==> flow/design.v <==
module floating_mult (
  input         s_axis_a_tvalid,
  input  [31:0] s_axis_a_tdata,
  input         s_axis_b_tvalid,
  input  [31:0] s_axis_b_tdata,
  output        m_axis_result_tvalid,
  output [31:0] m_axis_result_tdata
);
wire [31:0] a = s_axis_a_tdata;
wire [31:0] b = s_axis_b_tdata;
wire        sa = a[31];
wire        sb = b[31];
wire [7:0]  ea = a[30:23];
wire [7:0]  eb = b[30:23];
wire [22:0] fa = a[22:0];
wire [22:0] fb = b[22:0];
wire a_zero = (ea == 8'd0);
wire b_zero = (eb == 8'd0);
wire a_inf  = (ea == 8'hFF) && (fa == 23'd0);
wire b_inf  = (eb == 8'hFF) && (fb == 23'd0);
wire a_nan  = (ea == 8'hFF) && (fa != 23'd0);
wire b_nan  = (eb == 8'hFF) && (fb != 23'd0);
wire        s = sa ^ sb;
wire [47:0] p = {1'b1, fa} * {1'b1, fb};
wire signed [10:0] e0 = $signed({3'b000, ea}) + $signed({3'b000, eb}) - 11'sd127;
reg  [22:0] m;
reg         g;
reg         st;
reg  signed [10:0] e1;
always @(*) begin
  if (p[47]) begin
    m  = p[46:24];
    g  = p[23];
    st = |p[22:0];
    e1 = e0 + 11'sd1;
  end else begin
    m  = p[45:23];
    g  = p[22];
    st = |p[21:0];
    e1 = e0;
  end
end
wire        rnd = g & (st | m[0]);
wire [23:0] mr  = {1'b0, m} + {23'd0, rnd};
wire signed [10:0] e2 = mr[23] ? e1 + 11'sd1 : e1;
wire [22:0] mf  = mr[22:0];
reg [31:0] r;
always @(*) begin
  if (a_nan || b_nan || (a_inf && b_zero) || (b_inf && a_zero))
    r = 32'h7FC00000;
  else if (a_inf || b_inf)
    r = {s, 8'hFF, 23'd0};
  else if (a_zero || b_zero)
    r = {s, 31'd0};
  else if (e2 >= 11'sd255)
    r = {s, 8'hFF, 23'd0};
  else if (e2 <= 11'sd0)
    r = {s, 31'd0};
  else
    r = {s, e2[7:0], mf};
end
assign m_axis_result_tdata  = r;
assign m_axis_result_tvalid = 1'b1;
endmodule
module floating_adder (
  input         s_axis_a_tvalid,
  input  [31:0] s_axis_a_tdata,
  input         s_axis_a_tlast,
  input         s_axis_b_tvalid,
  input  [31:0] s_axis_b_tdata,
  output        m_axis_result_tvalid,
  output [31:0] m_axis_result_tdata,
  output        m_axis_result_tlast
);
wire [31:0] a = s_axis_a_tdata;
wire [31:0] b = s_axis_b_tdata;
wire a_zero = (a[30:23] == 8'd0);
wire b_zero = (b[30:23] == 8'd0);
wire a_inf  = (a[30:23] == 8'hFF) && (a[22:0] == 23'd0);
wire b_inf  = (b[30:23] == 8'hFF) && (b[22:0] == 23'd0);
wire a_nan  = (a[30:23] == 8'hFF) && (a[22:0] != 23'd0);
wire b_nan  = (b[30:23] == 8'hFF) && (b[22:0] != 23'd0);
wire        swap = (b[30:0] > a[30:0]);
wire [31:0] x = swap ? b : a;
wire [31:0] y = swap ? a : b;
wire        sx = x[31];
wire        sy = y[31];
wire [7:0]  ex = x[30:23];
wire [7:0]  ey = y[30:23];
wire [7:0]  d  = ex - ey;
wire        sub = sx ^ sy;
wire [26:0] mx = {1'b1, x[22:0], 3'b000};
wire [26:0] my = {1'b1, y[22:0], 3'b000};
wire        far    = (d >= 8'd27);
wire [26:0] my_sh  = far ? 27'd0 : (my >> d[4:0]);
wire [26:0] lost   = far ? my : (my & ~(27'h7FFFFFF << d[4:0]));
wire        sticky = |lost;
wire [26:0] my_al = {my_sh[26:1], my_sh[0] | sticky};
wire [27:0] s0 = sub ? ({1'b0, mx} - {1'b0, my_al}) : ({1'b0, mx} + {1'b0, my_al});
reg  [4:0]  lz;
always @(*) begin
  casez (s0[26:0])
    27'b1??????????????????????????: lz = 5'd0;
    27'b01?????????????????????????: lz = 5'd1;
    27'b001????????????????????????: lz = 5'd2;
    27'b0001???????????????????????: lz = 5'd3;
    27'b00001??????????????????????: lz = 5'd4;
    27'b000001?????????????????????: lz = 5'd5;
    27'b0000001????????????????????: lz = 5'd6;
    27'b00000001???????????????????: lz = 5'd7;
    27'b000000001??????????????????: lz = 5'd8;
    27'b0000000001?????????????????: lz = 5'd9;
    27'b00000000001????????????????: lz = 5'd10;
    27'b000000000001???????????????: lz = 5'd11;
    27'b0000000000001??????????????: lz = 5'd12;
    27'b00000000000001?????????????: lz = 5'd13;
    27'b000000000000001????????????: lz = 5'd14;
    27'b0000000000000001???????????: lz = 5'd15;
    27'b00000000000000001??????????: lz = 5'd16;
    27'b000000000000000001?????????: lz = 5'd17;
    27'b0000000000000000001????????: lz = 5'd18;
    27'b00000000000000000001???????: lz = 5'd19;
    27'b000000000000000000001??????: lz = 5'd20;
    27'b0000000000000000000001?????: lz = 5'd21;
    27'b00000000000000000000001????: lz = 5'd22;
    27'b000000000000000000000001???: lz = 5'd23;
    27'b0000000000000000000000001??: lz = 5'd24;
    27'b00000000000000000000000001?: lz = 5'd25;
    27'b000000000000000000000000001: lz = 5'd26;
    default:                          lz = 5'd27;
  endcase
end
wire [26:0] n  = s0[27] ? {s0[27:2], s0[1] | s0[0]} : (s0[26:0] << lz);
wire signed [9:0] en = s0[27] ? $signed({2'b00, ex}) + 10'sd1
                              : $signed({2'b00, ex}) - $signed({5'd0, lz});
wire        g   = n[2];
wire        st  = n[1] | n[0];
wire [22:0] m   = n[25:3];
wire        rnd = g & (st | m[0]);
wire [23:0] mr  = {1'b0, m} + {23'd0, rnd};
wire signed [9:0] e2 = mr[23] ? en + 10'sd1 : en;
reg [31:0] r;
always @(*) begin
  if (a_nan || b_nan || (a_inf && b_inf && (a[31] != b[31])))
    r = 32'h7FC00000;
  else if (a_inf)
    r = a;
  else if (b_inf)
    r = b;
  else if (a_zero && b_zero)
    r = {a[31] & b[31], 31'd0};
  else if (b_zero)
    r = a;
  else if (a_zero)
    r = b;
  else if (s0 == 28'd0)
    r = 32'd0;
  else if (e2 >= 10'sd255)
    r = {sx, 8'hFF, 23'd0};
  else if (e2 <= 10'sd0)
    r = {sx, 31'd0};
  else
    r = {sx, e2[7:0], mr[22:0]};
end
assign m_axis_result_tdata  = r;
assign m_axis_result_tvalid = 1'b1;
assign m_axis_result_tlast  = 1'b0;
endmodule
module conv_kernel(
	clk,
	rst_n,
	clear,
	i_pixel,
	i_weight,
	o_pixel
);
parameter	WIDTH	=	32;
input					clk;
input					rst_n;
input					clear;
input	[WIDTH-1:0]		i_pixel;
input	[WIDTH-1:0]		i_weight;
output	[WIDTH-1:0]		o_pixel;
reg		[WIDTH-1:0]		o_pixel;
reg		[WIDTH-1:0]		mult_a;
reg		[WIDTH-1:0]		mult_b;
wire	[WIDTH-1:0]		product;
reg		[WIDTH-1:0]		add_a;
reg		[WIDTH-1:0]		add_b;
wire	[WIDTH-1:0]		sum;
always @(posedge clk, negedge rst_n)	begin
	if(!rst_n) begin
		mult_a		<=	32'b0;
		mult_b		<=	32'b0;
	end
	else begin
		mult_a		<=	i_pixel;
		mult_b		<=	i_weight;
	end
end
always @(posedge clk, negedge rst_n)	begin
	if(!rst_n) begin
		add_a		<=	32'b0;
		add_b		<=	32'b0;
	end
	else if (clear) begin
		add_a		<=	32'b0;
		add_b		<=	32'b0;
	end			
	else begin
		add_a		<=	product;
		add_b		<=	sum;
	end
end
always @(posedge clk, negedge rst_n)	begin
	if(!rst_n) begin
		o_pixel		<=	32'b0;
	end
	else if (clear) begin
		o_pixel		<=	32'b0;
	end
	else begin
		o_pixel		<=	sum;
	end
end
floating_adder U_floating_adder (
  .s_axis_a_tvalid(),             
  .s_axis_a_tdata(add_a),               
  .s_axis_a_tlast(),               
  .s_axis_b_tvalid(),             
  .s_axis_b_tdata(add_b),               
  .m_axis_result_tvalid(),   
  .m_axis_result_tdata(sum),     
  .m_axis_result_tlast()     
);
floating_mult U_floating_mult (
  .s_axis_a_tvalid(),             
  .s_axis_a_tdata(mult_a),               
  .s_axis_b_tvalid(),             
  .s_axis_b_tdata(mult_b),               
  .m_axis_result_tvalid(),   
  .m_axis_result_tdata(product)     
);
endmodule
From RTL to reports: conv_kernel
Tool output for the design above, in the order of the flow.
Line numbers count from 1 in the design file above.
Operators carry their Yosys type and port widths (W data, S select, Z words).
Library cell names are shortened.
A cell with -- has no value.
- top module: conv_kernel
- clock port: clk
- standard-cell library: sky130hd
- corner: tt_025C_1v80

Word-level counts
Counts by Yosys on the flattened word-level netlist (proc, flatten, opt, wreduce; memories kept). Register bits leave out memories and registers merged into their read ports (data or address). Print and check cells are left out. Cells with the same type and inputs are merged into one.
- magnitude comparators: 6
- $add $sub $neg: 12
- multipliers at 1
- bitwise operators at 12
- multiplexer cells at 30
- noted shifts and indexed selects: 3
- reductions and logical operators at 37
- noted equal/unequal tests: 33
- operators by type and width (kind ; number):
    $mul A24 B24 Y48 ; 1
    $mux W32 ; 12
    $mux W31 ; 6
    $pmux W5 S27 ; 1
    $logic_not A23 Y1 ; 4
    $reduce_bool A23 Y1 ; 4
    $mux W27 ; 2
    $add A23 B1 Y24 ; 2
    $eq A8 B8 Y1 const B ; 4
    $logic_not A8 Y1 ; 4
    $gt A31 B31 Y1 ; 1
    $add A27 B27 Y28 ; 1
    $sub A27 B27 Y28 ; 1
    $logic_not A28 Y1 ; 1
    $mux W28 ; 1
    $eq A27 B1 Y1 const B ; 1
    $and A27 B27 Y27 ; 1
    $shl A27 B5 Y26 ; 1
    $shr A27 B5 Y27 ; 1
    $shl A27 B5 Y27 const A ; 1
    $not A27 Y27 ; 1
    $reduce_or A27 Y1 ; 1
    $eq A26 B1 Y1 const B ; 1
    $mux W26 ; 1
    $eq A25 B1 Y1 const B ; 1
    $eq A24 B1 Y1 const B ; 1
    $eq A23 B1 Y1 const B ; 1
    $reduce_or A23 Y1 ; 1
Other operator kinds: 47; their cells: 76.
- input bits at 67
- elaborated cells at 138
- bits in registers: 128

Longest topological paths
Longest topological path by Yosys (ltp), each cell counted once; first at word level (registers and memories cut), then after technology mapping (sequential cells cut; the memories' decode and read muxes count).
- depth in word-level cells: 31
- ABC_AREA: 0
- depth in mapped cells: 71
- depth with buffers taken out at 59

Netlist
Source: synth_stat.txt of the flow (Yosys; design flattened, memories mapped). It holds for the ABC_AREA given above (unset counts as 0); a run with the other value may have another netlist.
Totals and module areas in this step are rounded.
- cells by type (cell ; number ; area in all (um2)):
    fa_1 ; 485 ; 9.71E+03
    ha_1 ; 273 ; 3.42E+03
    dfrtp_1 ; 128 ; 3.2E+03
    inv_1 ; 651 ; 2.44E+03
    nand2_1 ; 604 ; 2.27E+03
    and2_1 ; 246 ; 1.54E+03
    a21oi_1 ; 278 ; 1.39E+03
    nor2_1 ; 277 ; 1.04E+03
    xnor2_1 ; 100 ; 875.84
    o21ai_0 ; 163 ; 815.782
    mux2i_1 ; 76 ; 760.73
    clkbuf_1 ; 182 ; 683.155
    nand3_1 ; 95 ; 475.456
    nand4_1 ; 73 ; 456.688
    xor2_1 ; 49 ; 429.162
    a21o_1 ; 48 ; 360.346
    nor3_1 ; 72 ; 360.346
    a211oi_1 ; 41 ; 307.795
Not listed: further types 99, cells in them 702.
- noted buffer cells: 241
- noted mapped flip-flops: 128
- sequential area at 0.003203 mm2
- cell area after synthesis: 0.03618 mm2
- cells in the netlist: 4543
The figures by module come from a second, unflattened synthesis with its own total; it is not the netlist above.
- noted cells (unflattened synthesis): 4942
- area total of the unflattened synthesis at 0.03898 mm2
Each row is one instance without its submodules.
- modules (module ; times used ; area (mm2) ; cells ; sequential area (mm2)):
    floating_mult ; 1 ; 0.02251 ; 2759 ; 0
    floating_adder ; 1 ; 0.01263 ; 1984 ; 0
    conv_kernel ; 1 ; 0.00384 ; 199 ; 0.003203

Path before layout
Source: OpenSTA report_checks on the synthesized netlist (no wires, ideal clock, input and output delay 20% of the period each), path of least setup slack; recovery checks are left aside. Register names are those of the netlist, which keeps one name where synthesis merged equal registers.
- path type: register to register
- start: register add_b[25]
- end: register add_b[13]
- noted required time: 11875 ps
- path delay at 12830 ps
- path buffers at 13
- clock period: 12000 ps
- library setup time: 125 ps
- data arrival time: 12705 ps
- time at the first pin: 0 ps
- stages: 64
- setup slack: -830 ps
- period reached after synthesis: 12830 ps
"path delay" = arrival - input delay + setup time.
"stages": output pins that drive a net of the path, with the launching flip-flop's if there is one; two outputs of one cell count as two.
"period reached after synthesis" is the clock period less the worst setup slack; recovery checks do not enter. This is arithmetic on one report: input and output delays are still those of the set period (20% each).
Between the ends stands the longest chain of elaborated cells between them, by number of cells; it is not shown to be the way that was timed. Of several equally long chains one is given.
Each line given opens the expression or statement behind the cell; cells for indexed reads and writes are added by Yosys, which also makes memories of some case tables.
A register here has more assigning lines than the two given.
- cell sequence: dfrtp_1 -> ha_1 -> buf_2 -> nand4_1 -> nor4_2 -> and4_1 -> a21oi_2 -> o21ai_1 -> buf_2 -> clkbuf_1 -> buf_1 -> clkbuf_1 -> a21oi_1 -> ha_1 -> o311ai_2 -> and2_1 -> buf_4 -> buf_4 -> [... 28 more ...] -> inv_6 -> buf_6 -> buf_4 -> ha_1 -> inv_1 -> fa_1 -> a21o_1 -> a21oi_1 -> nand2b_1 -> a31oi_1 -> or2_2 -> or2_2 -> nor2_1 -> xor2_1 -> nand4_1 -> a211oi_2 -> buf_6 -> o21ai_2
- noted cells in the longest elaborated chain: 31
- noted elaborated cells on any way between the ends: 81
- ends and longest elaborated chain, post-synthesis (what ; RTL line ; RTL):
    from (decl) ; 189 ; reg [WIDTH-1:0] add_b;
    from (assign) ; 204 ; add_b <= 32'b0;
    from (assign) ; 212 ; add_b <= sum;
    $gt A31 B31 Y1 ; 83 ; wire        swap = (b[30:0] > a[30:0]);
    $mux W32 ; 84 ; wire [31:0] x = swap ? b : a;
    $sub A8 B8 Y8 ; 90 ; wire [7:0]  d  = ex - ey;
    $shl A27 B5 Y27 ; 96 ; wire [26:0] lost   = far ? my : (my & ~(27'h7FFFFFF << d[4:0]));
    $not A27 Y27 ; 96 ;
    $and A27 B27 Y27 ; 96 ;
    $mux W27 ; 96 ;
    [... 17 more ...] ; -- ;
    $mux W32 ; 154 ; else if (a_zero)
    $mux W32 ; 152 ; else if (b_zero)
    $mux W32 ; 150 ; else if (a_zero && b_zero)
    $mux W32 ; 148 ; else if (b_inf)
    $mux W32 ; 146 ; else if (a_inf)
    $mux W32 ; 144 ; if (a_nan || b_nan || (a_inf && b_inf && (a[31] != b[31])))
    $mux W32 ; 206 ; else if (clear) begin
    to (assign) ; 204 ;
    to (assign) ; 212 ;
    to (decl) ; 189 ;

Timing after layout
Path of least setup slack in the final report of run 1 (OpenROAD, finished layout, wires in). Where an end is a register, its clock arrival counts in the times.
The report prints the path's times to 10 ps; the period is as set.
- path type: register to register
- start: register add_a[23]
- end: register add_b[0]
- clock period: 12000 ps
- stages: 52
- library setup time: 120 ps
- path buffers at 6
- time at the first pin: 500 ps
- noted required time: 12370 ps
- data arrival time: 11860 ps
- setup slack: 510 ps
Between the ends stands the longest chain of elaborated cells between them, by number of cells; it is not shown to be the way that was timed. Of several equally long chains one is given.
A register here has more assigning lines than the two given.
- cell sequence: dfrtp_2 -> inv_1 -> ha_2 -> nand4_1 -> nor3_2 -> a211oi_2 -> a2111oi_2 -> o21a_1 -> a21oi_1 -> ha_2 -> o21ai_0 -> nand2b_1 -> a21oi_2 -> o31ai_1 -> mux2i_1 -> o21ai_2 -> a211oi_4 -> o31a_1 -> [... 16 more ...] -> nand2_1 -> nor4_4 -> nand2_2 -> a211o_1 -> and3_1 -> buf_12 -> mux2_4 -> nor3_1 -> o31a_2 -> o211ai_1 -> nor3b_4 -> nand4_4 -> or4_4 -> mux2i_1 -> a211oi_4 -> buf_12 -> buf_4 -> o41ai_2
- noted cells in the longest elaborated chain: 31
- noted elaborated cells on any way between the ends: 81
- ends and longest elaborated chain, after layout (what ; RTL line ; RTL):
    from (decl) ; 188 ; reg [WIDTH-1:0] add_a;
    from (assign) ; 203 ; add_a <= 32'b0;
    from (assign) ; 211 ;
    $gt A31 B31 Y1 ; 83 ; wire        swap = (b[30:0] > a[30:0]);
    $mux W32 ; 84 ; wire [31:0] x = swap ? b : a;
    $sub A8 B8 Y8 ; 90 ; wire [7:0]  d  = ex - ey;
    $shl A27 B5 Y27 ; 96 ; wire [26:0] lost   = far ? my : (my & ~(27'h7FFFFFF << d[4:0]));
    $not A27 Y27 ; 96 ;
    $and A27 B27 Y27 ; 96 ;
    $mux W27 ; 96 ;
    [... 17 more ...] ; -- ;
    $mux W32 ; 154 ; else if (a_zero)
    $mux W32 ; 152 ; else if (b_zero)
    $mux W32 ; 150 ; else if (a_zero && b_zero)
    $mux W32 ; 148 ; else if (b_inf)
    $mux W32 ; 146 ; else if (a_inf)
    $mux W32 ; 144 ; if (a_nan || b_nan || (a_inf && b_inf && (a[31] != b[31])))
    $mux W32 ; 206 ; else if (clear) begin
    to (assign) ; 204 ; add_b <= 32'b0;
    to (assign) ; 212 ; add_b <= sum;
    to (decl) ; 189 ; reg [WIDTH-1:0] add_b;

conv_kernel through Yosys and OpenROAD on sky130hd: 3 stored runs, unordered, with their settings and measured results. The constraints put input and output delay at 20% of the set period each and load the outputs with 0.01 pF.
"reached clock period" = clock period - worst setup slack. The figure is calculated, with input and output delays left at 20% of the set period.
Measured values are rounded.

Run 1

==> flow/run.sh <==
#!/bin/bash
# the make line also repeats the synthesis and layout settings of config.mk as NAME=value (left out here)
make -C /OpenROAD-flow-scripts/flow DESIGN_CONFIG=/design/flow/config.mk WORK_HOME=/design/flow/orfs CLKGATE_MAP_FILE= finish
==> flow/config.mk <==
export PLATFORM = sky130hd
export DESIGN_NAME = conv_kernel
export DESIGN_NICKNAME = conv_kernel
export VERILOG_FILES = /design/flow/design.v
export SDC_FILE = /design/flow/constraint.sdc
export NUM_CORES = 4
export LEC_CHECK = 0
export CAP_MARGIN = 20
export CORE_MARGIN = 2
export CORE_UTILIZATION = 40
export SLEW_MARGIN = 20
==> flow/constraint.sdc <==
create_clock -name core_clock -period 12.0 [get_ports {clk}]
set_input_delay 2.4000 -clock core_clock [delete_from_list [all_inputs] [get_ports {clk}]]
set_output_delay 2.4000 -clock core_clock [all_outputs]
set_load 0.01 [all_outputs]

Measured in run 1:
- utilization after routing at 45.7%
- worst hold slack after layout: 529 ps
- reached clock period: 11488 ps
- chip area in the Yosys report at 0.03618 mm2
- noted the setup slack of the worst path: 512 ps
- noted the area of the die: 0.09288 mm2

Run 2

==> flow/run.sh <==
#!/bin/bash
# the make line also repeats the synthesis and layout settings of config.mk as NAME=value (left out here)
make -C /OpenROAD-flow-scripts/flow DESIGN_CONFIG=/design/flow/config.mk WORK_HOME=/design/flow/orfs CLKGATE_MAP_FILE= finish
==> flow/config.mk <==
export PLATFORM = sky130hd
export DESIGN_NAME = conv_kernel
export DESIGN_NICKNAME = conv_kernel
export VERILOG_FILES = /design/flow/design.v
export SDC_FILE = /design/flow/constraint.sdc
export NUM_CORES = 4
export LEC_CHECK = 0
export CAP_MARGIN = 20
export CORE_MARGIN = 2
export CORE_UTILIZATION = 54
export SLEW_MARGIN = 20
==> flow/constraint.sdc <==
create_clock -name core_clock -period 11.8 [get_ports {clk}]
set_input_delay 2.3600 -clock core_clock [delete_from_list [all_inputs] [get_ports {clk}]]
set_output_delay 2.3600 -clock core_clock [all_outputs]
set_load 0.01 [all_outputs]

Measured in run 2:
- utilization after routing at 61.8%
- worst hold slack after layout: 605 ps
- reached clock period: 11453 ps
- chip area in the Yosys report at 0.03618 mm2
- noted the setup slack of the worst path: 347 ps
- noted the area of the die: 0.0691 mm2

Run 3

==> flow/run.sh <==
#!/bin/bash
# the make line also repeats the synthesis and layout settings of config.mk as NAME=value (left out here)
make -C /OpenROAD-flow-scripts/flow DESIGN_CONFIG=/design/flow/config.mk WORK_HOME=/design/flow/orfs CLKGATE_MAP_FILE= finish
==> flow/config.mk <==
export PLATFORM = sky130hd
export DESIGN_NAME = conv_kernel
export DESIGN_NICKNAME = conv_kernel
export VERILOG_FILES = /design/flow/design.v
export SDC_FILE = /design/flow/constraint.sdc
export NUM_CORES = 4
export LEC_CHECK = 0
export CAP_MARGIN = 20
export CORE_MARGIN = 2
export CORE_UTILIZATION = 40
export SLEW_MARGIN = 20
==> flow/constraint.sdc <==
create_clock -name core_clock -period 11.8 [get_ports {clk}]
set_input_delay 2.3600 -clock core_clock [delete_from_list [all_inputs] [get_ports {clk}]]
set_output_delay 2.3600 -clock core_clock [all_outputs]
set_load 0.01 [all_outputs]

Measured in run 3:
- utilization after routing at 46.6%
- worst hold slack after layout: 522 ps
- reached clock period: 11361 ps
- chip area in the Yosys report at 0.03618 mm2
- noted the setup slack of the worst path: 439 ps
- noted the area of the die: 0.09288 mm2
